==> flow/design.v <==
module control_unit (op, regdst, regwrite, branch, jump, memread, memtoreg, memwrite, aluop, aluscr);
	input[5:0] 	op;
  	output reg [1:0] regdst;
  	output reg regwrite;
	output reg branch;
	output reg jump;
	output reg memread;
  	output reg [1:0]memtoreg;
  	output reg memwrite;
	output reg [1:0] aluop;
	output reg aluscr;
	always @(*) begin
		branch 		<= 1'b0;
		jump 		<= 1'b0;
		memread 	<= 1'b0;
		memtoreg[1:0]	<= 2'b00;
		memwrite	<= 1'b0;
		aluop[1:0]	<= 2'b10;
		aluscr		<= 1'b0;
		regdst[1:0] <= 2'b01;
		regwrite	<= 1'b1;
		case(op)
			6'b10_0011: 
			begin  
				regdst[1:0]		<= 2'b00;
				memread     	<= 1'b1;
            aluop[1:0]		<= 2'b00;
				aluscr			<= 1'b1;
            memtoreg[1:0]	<= 2'b01;
			end
			6'b10_1011: 
			begin  
            aluop[1]	<= 1'b0;
				aluscr	<= 1'b1;
				memwrite <= 1'b1;
				regwrite	<= 1'b0;
			end
			6'b00_0100: 
			begin  
				branch		<= 1'b1;
				aluop[1:0]	<= 2'b01;
				regwrite		<= 1'b0;
			end
			6'b00_1000: 
			begin  
            regdst[1:0] <= 2'b00;
				aluop[1] 	<= 1'b0;
				aluscr   	<= 1'b1;
			end
			6'b00_0010: 
			begin  
			  jump		<= 1'b1;
			  regwrite	<= 1'b0;
			end
			6'b00_0011: 
			begin
			  jump 				<= 1'b1;
			  regdst[1:0]		<= 2'b10;
			  memtoreg[1:0]	<= 2'b10;
			end
			6'b00_0000: 
			begin  
			end
		endcase
	end
endmodule 
module aludec(func, aluop, alucontrol);
input   [5:0] func;
input   [1:0] aluop;
output reg [2:0] alucontrol;
always @(*)
begin
    case(aluop)
      2'b00: alucontrol <= 3'b010;   
      2'b01: alucontrol <= 3'b110;   
      default: case(func)           
          6'b100000: alucontrol <= 3'b010;  
          6'b100010: alucontrol <= 3'b110;  
          6'b100100: alucontrol <= 3'b000;  
          6'b100101: alucontrol <= 3'b001;  
          6'b101011: alucontrol <= 3'b111;  
          default:   alucontrol <= 3'b011;  
        endcase
    endcase
end
endmodule
module alu_mips(a, b, control, outalu, zero);
input [31:0] a, b;
input [2:0] control;
output reg [31:0] outalu;
output zero;
always@(*)
begin
	case(control)
		0 : outalu=a&b;
		1 : outalu= a|b;
		2 : outalu=a+b;
		6 : outalu=a-b;
		7 : outalu=a<b?1:0;
		12 : outalu=~(a|b);
		default : outalu=0;
	endcase
end
assign zero=outalu==0?1:0;
endmodule
module regmem(
	 clk,
    rst,
    rgr1,
    rgr2,
    write,
    rgw1,
    rgw1data,
    rg1data,
    rg2data
);
    input [4:0] rgr1;
    input [4:0] rgr2;
    input [4:0]     rgw1;
    input [31:0]  rgw1data;
    input clk;
    input rst;
    input write;
    output reg [31:0] rg1data;
    output reg [31:0] rg2data;
    reg [31:0] regMem [31:0];  
  always @(*)
  begin
    rg1data = regMem[rgr1];
    rg2data = regMem[rgr2];
  end
    integer i;
  always @(posedge clk)
    begin
        if(rst == 1'b1)
        begin 
            for( i = 0; i < 32; i = i + 1 )
                regMem[i] <= i;
        end
        else if(write == 1'b1 && rgw1 != 5'd0)  
            regMem[rgw1] <= rgw1data;
    end
endmodule
module sign_ex(in, out);
input [15:0] in;
output [31:0] out;
assign out = {{16{in[15]}}, in};
endmodule
module mux32_2to1 (out, in0, in1, sel);
	output reg  [31:0] out;
	input [31:0] in0;
	input [31:0] in1;
	input sel;
  	always @(*)
    begin
      if (sel == 0)
			out = in0;
      else
			out = in1;
    end
endmodule 
module mux32_3to1 (out, in0, in1, in2, sel);
  	output reg  [31:0] out;
	input [31:0] in0;
	input [31:0] in1;
	input [31:0] in2;
  	input [1:0] sel;
  	always @(*)
		 begin
			case (sel)
				2'b00: out = in0;
				2'b01: out = in1;
				2'b10: out = in2;
				default: out = in0;
			endcase
		 end
endmodule 
module mux5_3to1 (out, in0, in1, in2, sel);
	output reg  [4:0] out;
	input [4:0] in0;
	input [4:0] in1;
	input [4:0] in2;
  	input [1:0] sel;
  	always @(*)
	begin
		case (sel)
			2'b00: out = in0;
			2'b01: out = in1;
			2'b10: out = in2;
			default: out = in0;
		endcase
	end
endmodule 
module cpu (rst, clk, addr, instruction,
            dmem_addr, dmem_wdata, dmem_write, dmem_read, dmem_readdata);
  	  input rst,clk;
  	  output reg [31:0] addr;
	  input  [31:0] instruction;
	  output [31:0] dmem_addr;
	  output [31:0] dmem_wdata;
	  output dmem_write, dmem_read;
	  input  [31:0] dmem_readdata;
	  wire [1:0] cu_regdst;
	  wire cu_jump, cu_branch, cu_memread;
	  wire [1:0] cu_memtoreg;
	  wire [1:0] cu_aluop;
	  wire cu_memwrite, cu_aluscr, cu_regwrite;
	  wire [4:0] mux1_regwrite;
	  wire [31:0] memdata;
	  wire [31:0] reg_readdata1, reg_readdata2;
	  wire [31:0] signext_out;
	  wire [31:0] mux2_out;
	  wire [31:0] alu_out;
	  wire alu_zero;
	  wire [2:0] aluctrl_out;
	  wire [31:0] dmem_readdata;
	  wire bBranch;
     wire [31:0] j_addr;
     wire [31:0] next_pc;
    wire [31:0] pc;
	 always @(posedge clk)
		if (rst)
			addr <= 32'h00000000;
		else
			addr <= next_pc;
    parameter ra_addr = 5'b11111;
    assign pc = addr + 4;
    control_unit contrlu (instruction[31:26], cu_regdst, cu_regwrite, cu_branch, cu_jump, cu_memread, cu_memtoreg, cu_memwrite, cu_aluop, cu_aluscr);
    mux5_3to1 mux01 (mux1_regwrite, instruction[20:16], instruction[15:11], ra_addr, cu_regdst[1:0]);
    regmem rmem (.clk(clk), .rst(rst), .rgr1(instruction[25:21]), .rgr2(instruction[20:16]), .write(cu_regwrite),
                 .rgw1(mux1_regwrite), .rgw1data(memdata), .rg1data(reg_readdata1), .rg2data(reg_readdata2));
    aludec aluctrl (instruction[5:0], cu_aluop, aluctrl_out);
    sign_ex signext (instruction[15:0], signext_out[31:0]);
    mux32_2to1 mux02 (mux2_out, reg_readdata2, signext_out, cu_aluscr);
    alu_mips ALU (reg_readdata1, mux2_out, aluctrl_out, alu_out, alu_zero);
    assign dmem_addr  = alu_out;
    assign dmem_wdata = reg_readdata2;
    assign dmem_write = cu_memwrite;
    assign dmem_read  = cu_memread;
    mux32_3to1 memmux(memdata, alu_out, dmem_readdata, pc, cu_memtoreg);
    and AND1(bBranch, cu_branch, alu_zero );
    wire [31:0] branch_shiftl2_result;
    wire [31:0] b_addr;
    wire [31:0] mux04_result;
    assign branch_shiftl2_result = signext_out << 2;
    assign b_addr = pc + branch_shiftl2_result;
    assign j_addr = {pc[31:28], instruction[25:0], 2'b00};
    mux32_2to1 mux04 (mux04_result, pc, b_addr, bBranch);
    mux32_2to1 mux05 (next_pc, mux04_result, j_addr, cu_jump);
endmodule
# Step by step through the tools: cpu
# What the tools print for cpu, step after step.
# Line numbers count from 1 in the design file above.
# Operators carry their Yosys type and port widths (W data, S select, Z words).
# Cell names lack the library's common part.
# A cell with - has no value.
[design] design="cpu" clk_port="clk" cell_library="sky130hd" corner="tt_025C_1v80"

# Word-level counts
# Source: Yosys, flattened and elaborated, memories not mapped. Widths are those after wreduce. Registers that Yosys merges into a memory's read port (data or address) are not register bits. Print and check cells do not count. Equal cells are merged and count once.
# Yosys's memory passes give these memory sizes; they may raise the number of words (mostly to a power of two), join words into wider ones and drop unused or constant bits.
[op_classes] add_sub_neg=4 n_cmp=1 n_eq=20 mux=26 n_logic=3 reduce_and_logical=11
[op_table] op="$pmux W32 S5" count=1
[op_table] op="$mux W32" count=5
[op_table] op="$add A32 B32 Y32" count=2
[op_table] op="$pmux W32 S2" count=1
[op_table] op="$eq A6 B6 Y1 const B" count=7
[op_table] op="$add A32 B3 Y32 const B" count=1
[op_table] op="$sub A32 B32 Y32" count=1
[op_table] op="$lt A32 B32 Y1" count=1
[op_table] op="$and A32 B32 Y32" count=1
[op_table] op="$or A32 B32 Y32" count=1
[op_table] op="$logic_not A32 Y1" count=1
[op_table] op="$pmux W3 S5" count=1
[op_table] op="$eq A6 B2 Y1 const B" count=2
[op_table] op="$mux W1" count=12
[op_table] op="$pmux W5 S2" count=1
[op_table] op="$mux W5" count=2
[op_table] op="$pmux W2 S2" count=2
[op_table] op="$eq A2 B1 Y1 const B" count=3
[op_table] op="$reduce_or A2 Y1" count=3
[op_table] op="$eq A3 B3 Y1 const B" count=2
[op_table] op="$reduce_or A3 Y1" count=2
[op_table] op="$eq A6 B3 Y1 const B" count=1
[op_table] op="$eq A6 B4 Y1 const B" count=1
[op_table] op="$pmux W3 S2" count=1
[op_table] op="$reduce_bool A5 Y1" count=1
[op_table] op="$eq A2 B2 Y1 const B" count=2
[op_table] op="$reduce_or A4 Y1" count=1
[op_table] op="$eq A3 B1 Y1 const B" count=1
# Other operator kinds: 5; their cells: 5.
[word_totals] register_bits=32 mem_bits_rw=1024 memories=1 out_inout_bits=98
[mem_list] memory="rmem.regMem" size=32 width=32 line_no=126 rtl="reg [31:0] regMem [31:0];"

# Logic depth
# Depth = most cells in a row (Yosys ltp): at word level without a register or memory, in the mapped netlist without a sequential cell, where the memories' decode and read muxes count.
[depth] ltp_word=12 ABC_AREA=0 ltp_mapped=29 ltp_nobuf=22

# Synthesis result
# Source: synth_stat.txt of the flow (Yosys; design flattened, memories mapped). It holds for the ABC_AREA given above (unset counts as 0); a run with the other value may have another netlist.
# Totals and module areas in this step are rounded.
[types] type="edfxtp_1" count=1024 area_total_um2=3.07E+04
[types] type="mux4_2" count=620 area_total_um2=1.4E+04
[types] type="nor2_1" count=1056 area_total_um2=3.96E+03
[types] type="ha_1" count=131 area_total_um2=1.64E+03
[types] type="clkbuf_1" count=356 area_total_um2=1.34E+03
[types] type="nand2_1" count=261 area_total_um2=979.69
[types] type="mux2_2" count=54 area_total_um2=608.083
[types] type="dfxtp_1" count=30 area_total_um2=600.576
[types] type="o21ai_0" count=111 area_total_um2=555.533
[types] type="a21oi_1" count=110 area_total_um2=550.528
[types] type="mux2i_1" count=50 area_total_um2=500.48
[types] type="nand3_1" count=94 area_total_um2=470.451
[types] type="inv_1" count=113 area_total_um2=424.157
[types] type="xnor2_1" count=41 area_total_um2=359.094
[types] type="a221o_1" count=32 area_total_um2=320.307
[types] type="a21o_1" count=39 area_total_um2=292.781
[types] type="xor2_1" count=27 area_total_um2=236.477
[types] type="and3_1" count=37 area_total_um2=231.472
# Other cell types: 68; their cells: 474.
[mapped] mapped_cells=4660 area_um2=61000 ff_cells=1054
# The figures by module come from a second, unflattened synthesis with its own total; it is not the netlist above.
[hier_totals] cells_unflattened=6139 area_unflattened_um2=67000
# Each row is one instance without its submodules.
[by_module] mod="regmem" n_inst=1 n_cells=4621 area_um2=56000 mod_seq_area_um2=31000
[by_module] mod="alu_mips" n_inst=1 n_cells=797 area_um2=5300 mod_seq_area_um2=0.0
[by_module] mod="cpu" n_inst=1 n_cells=415 area_um2=3200 mod_seq_area_um2=640
[by_module] mod="mux32_2to1" n_inst=3 n_cells=36 area_um2=540 mod_seq_area_um2=0.0
[by_module] mod="mux32_3to1" n_inst=1 n_cells=113 area_um2=640 mod_seq_area_um2=0.0
[by_module] mod="sign_ex" n_inst=1 n_cells=32 area_um2=240 mod_seq_area_um2=0.0
[by_module] mod="control_unit" n_inst=1 n_cells=25 area_um2=190 mod_seq_area_um2=0.0
[by_module] mod="mux5_3to1" n_inst=1 n_cells=20 area_um2=120 mod_seq_area_um2=0.0
[by_module] mod="aludec" n_inst=1 n_cells=8 area_um2=65 mod_seq_area_um2=0.0

# Path before layout
# Path of least setup slack by OpenSTA after synthesis, without wires, with an ideal clock, recovery checks aside; 20% of the period is set as input and as output delay. Where synthesis merged equal registers, the netlist keeps one of their names.
[synth_timing] path_type="input to output" startpoint="in instruction[16]" endpoint="out dmem_addr[31]" period_ps=10000 in_delay_ps=2000 t_first_pin_ps=2000 t_arrival_ps=8004 required_ps=8000 path_slack_ps=-4 path_delay_ps=6004 stages=20 synth_period_reached_ps=10004
# "path_delay_ps" = arrival - input delay + setup time.
# A path that ends at an output port has no setup time.
# "stages": output pins that drive a net of the path, with the launching flip-flop's if there is one; two outputs of one cell count as two.
# "synth_period_reached_ps" = period - worst setup slack (recovery checks aside). The figure is calculated, with input and output delays left at 20% of the set period.
# The rows between start and end are the longest chain of elaborated cells between them; the timing report does not say that the signal goes this way. Where chains are equally long, one stands for them.
# A line is the first line of the expression or statement that the cell stems from. Yosys adds cells for indexed reads and writes and turns some case tables into memories.
# The chain passes a memory read, where the word-level depth is cut; so it can be longer than that depth.
[synth_between] path_cell_list="buf_2 > buf_4 > buf_2 > buf_1 > buf_1 > mux4_2 > mux4_2 > mux2_2 > o21ai_0 > ha_1 > clkbuf_1 > nor2_1 > nor4b_1 > nand3_1 > a21oi_1 > o41ai_1 > o41ai_1 > a221oi_1 > o221a_1 > o221ai_1" elab_chain_len=4
[synth_lines] item="from (decl)" line_no=198 rtl="input [31:0] instruction;"
[synth_lines] item="$mem_v2 Z32 W32" line_no=126 rtl="reg [31:0] regMem [31:0];"
[synth_lines] item="$mux W32" line_no=156 rtl="if (sel == 0)"
[synth_lines] item="$sub A32 B32 Y32" line_no=98 rtl="6 : outalu=a-b;"
[synth_lines] item="$pmux W32 S5" line_no=94 rtl="case(control)"
[synth_lines] item="to (decl)" line_no=199 rtl="output [31:0] dmem_addr;"

# Worst path after layout
# Path of least setup slack in the final report of run 1 (OpenROAD, finished layout, wires in). Where an end is a register, its clock arrival counts in the times.
# The report prints the path's times to 10 ps; the period is as set.
[layout_timing] path_type="input to output" startpoint="in instruction[19]" endpoint="out dmem_addr[28]" period_ps=9900 in_delay_ps=1980 t_first_pin_ps=1980 t_arrival_ps=7720 required_ps=7920 path_slack_ps=200 stages=22
# The rows between start and end are the longest chain of elaborated cells between them; the timing report does not say that the signal goes this way. Where chains are equally long, one stands for them.
# The chain passes a memory read, where the word-level depth is cut; so it can be longer than that depth.
[layout_between] path_cell_list="clkdlybuf4s50_1 > bufinv_8 > mux4_2 > mux2_2 > nand2b_1 > o21ai_0 > inv_1 > ha_1 > fa_1 > a211o_1 > a311oi_2 > buf_4 > o31a_1 > o32a_1 > and2_4 > and3_4 > buf_4 > nor2_1 > a211oi_2 > o22ai_1 > a211o_1 > clkdlybuf4s50_1" elab_chain_len=4
[layout_lines] item="from (decl)" line_no=198 rtl="input [31:0] instruction;"
[layout_lines] item="$mem_v2 Z32 W32" line_no=126 rtl="reg [31:0] regMem [31:0];"
[layout_lines] item="$mux W32" line_no=156 rtl="if (sel == 0)"
[layout_lines] item="$sub A32 B32 Y32" line_no=98 rtl="6 : outalu=a-b;"
[layout_lines] item="$pmux W32 S5" line_no=94 rtl="case(control)"
[layout_lines] item="to (decl)" line_no=199 rtl="output [31:0] dmem_addr;"

Add stored flow runs of cpu

Record of 5 stored runs of the RTL-to-layout flow on cpu, platform sky130hd. The runs are unordered. Constraints: input delay and output delay 20% of the set period each, output load 0.01 pF.
By "worst setup path time" is meant the share of the clock period that the worst setup path is allowed (20% is reserved at inputs, 20% at outputs), minus its slack. Clock arrival times at its registers enter into it.
"power" rests on the timing tool's default activity at the inputs, not on a simulated workload.
"worst setup path time" is known to 10 ps.
Measured values are rounded.
[run 1] settings: CORE_UTILIZATION=25, period_ns=9.9, CAP_MARGIN=20, CORE_MARGIN=2, SLEW_MARGIN=20
[run 1] result: chip area after synthesis (Yosys) 61000 µm², die area 250000 µm², standard-cell area of the final layout 72000 µm², utilization 30 %, worst setup slack after layout 200 ps, power 13 mW, worst setup path time 5740 ps, worst setup path kind input to output
[run 2] settings: CAP_MARGIN=10, CELL_PAD_IN_SITES_DETAIL_PLACEMENT=2, CELL_PAD_IN_SITES_GLOBAL_PLACEMENT=2, CORE_ASPECT_RATIO=0.96, CORE_UTILIZATION=43, CTS_CLUSTER_DIAMETER=270, CTS_CLUSTER_SIZE=32, GPL_ROUTABILITY_DRIVEN=1, GPL_TIMING_DRIVEN=0, MAX_ROUTING_LAYER=met4, MIN_ROUTING_LAYER=met1, PLACE_DENSITY_LB_ADDON=0.07, SETUP_SLACK_MARGIN=1.27, SLEW_MARGIN=30, TNS_END_PERCENT=10, period_ns=7.75, CORE_MARGIN=2
[run 2] result: chip area after synthesis (Yosys) 61000 µm², die area 150000 µm², standard-cell area of the final layout 74000 µm², utilization 52 %, worst setup slack after layout -950 ps, power 15 mW, worst setup path time 5600 ps, worst setup path kind input to output
[run 3] settings: CAP_MARGIN=10, CELL_PAD_IN_SITES_DETAIL_PLACEMENT=2, CELL_PAD_IN_SITES_GLOBAL_PLACEMENT=3, CORE_UTILIZATION=43, CTS_CLUSTER_DIAMETER=270, CTS_CLUSTER_SIZE=32, GPL_ROUTABILITY_DRIVEN=1, GPL_TIMING_DRIVEN=0, MIN_ROUTING_LAYER=met1, SETUP_SLACK_MARGIN=1.27, SLEW_MARGIN=30, TNS_END_PERCENT=10, period_ns=13.2, CORE_MARGIN=2
[run 3] result: chip area after synthesis (Yosys) 61000 µm², die area 150000 µm², standard-cell area of the final layout 69000 µm², utilization 49 %, worst setup slack after layout 1300 ps, power 8.0 mW, worst setup path time 6660 ps, worst setup path kind input to output
[run 4] settings: CORE_UTILIZATION=40, period_ns=9.9, CAP_MARGIN=20, CORE_MARGIN=2, SLEW_MARGIN=20
[run 4] result: chip area after synthesis (Yosys) 61000 µm², die area 160000 µm², standard-cell area of the final layout 72000 µm², utilization 47 %, worst setup slack after layout 180 ps, power 12 mW, worst setup path time 5760 ps, worst setup path kind input to output
[run 5] settings: CORE_UTILIZATION=40, GPL_TIMING_DRIVEN=0, MAX_ROUTING_LAYER=met4, PLACE_DENSITY=0.49, period_ns=10.0, CAP_MARGIN=20, CORE_MARGIN=2, SLEW_MARGIN=20
[run 5] result: chip area after synthesis (Yosys) 61000 µm², die area 160000 µm², standard-cell area of the final layout 72000 µm², utilization 47 %, worst setup slack after layout 55 ps, power 13 mW, worst setup path time 5950 ps, worst setup path kind input to output
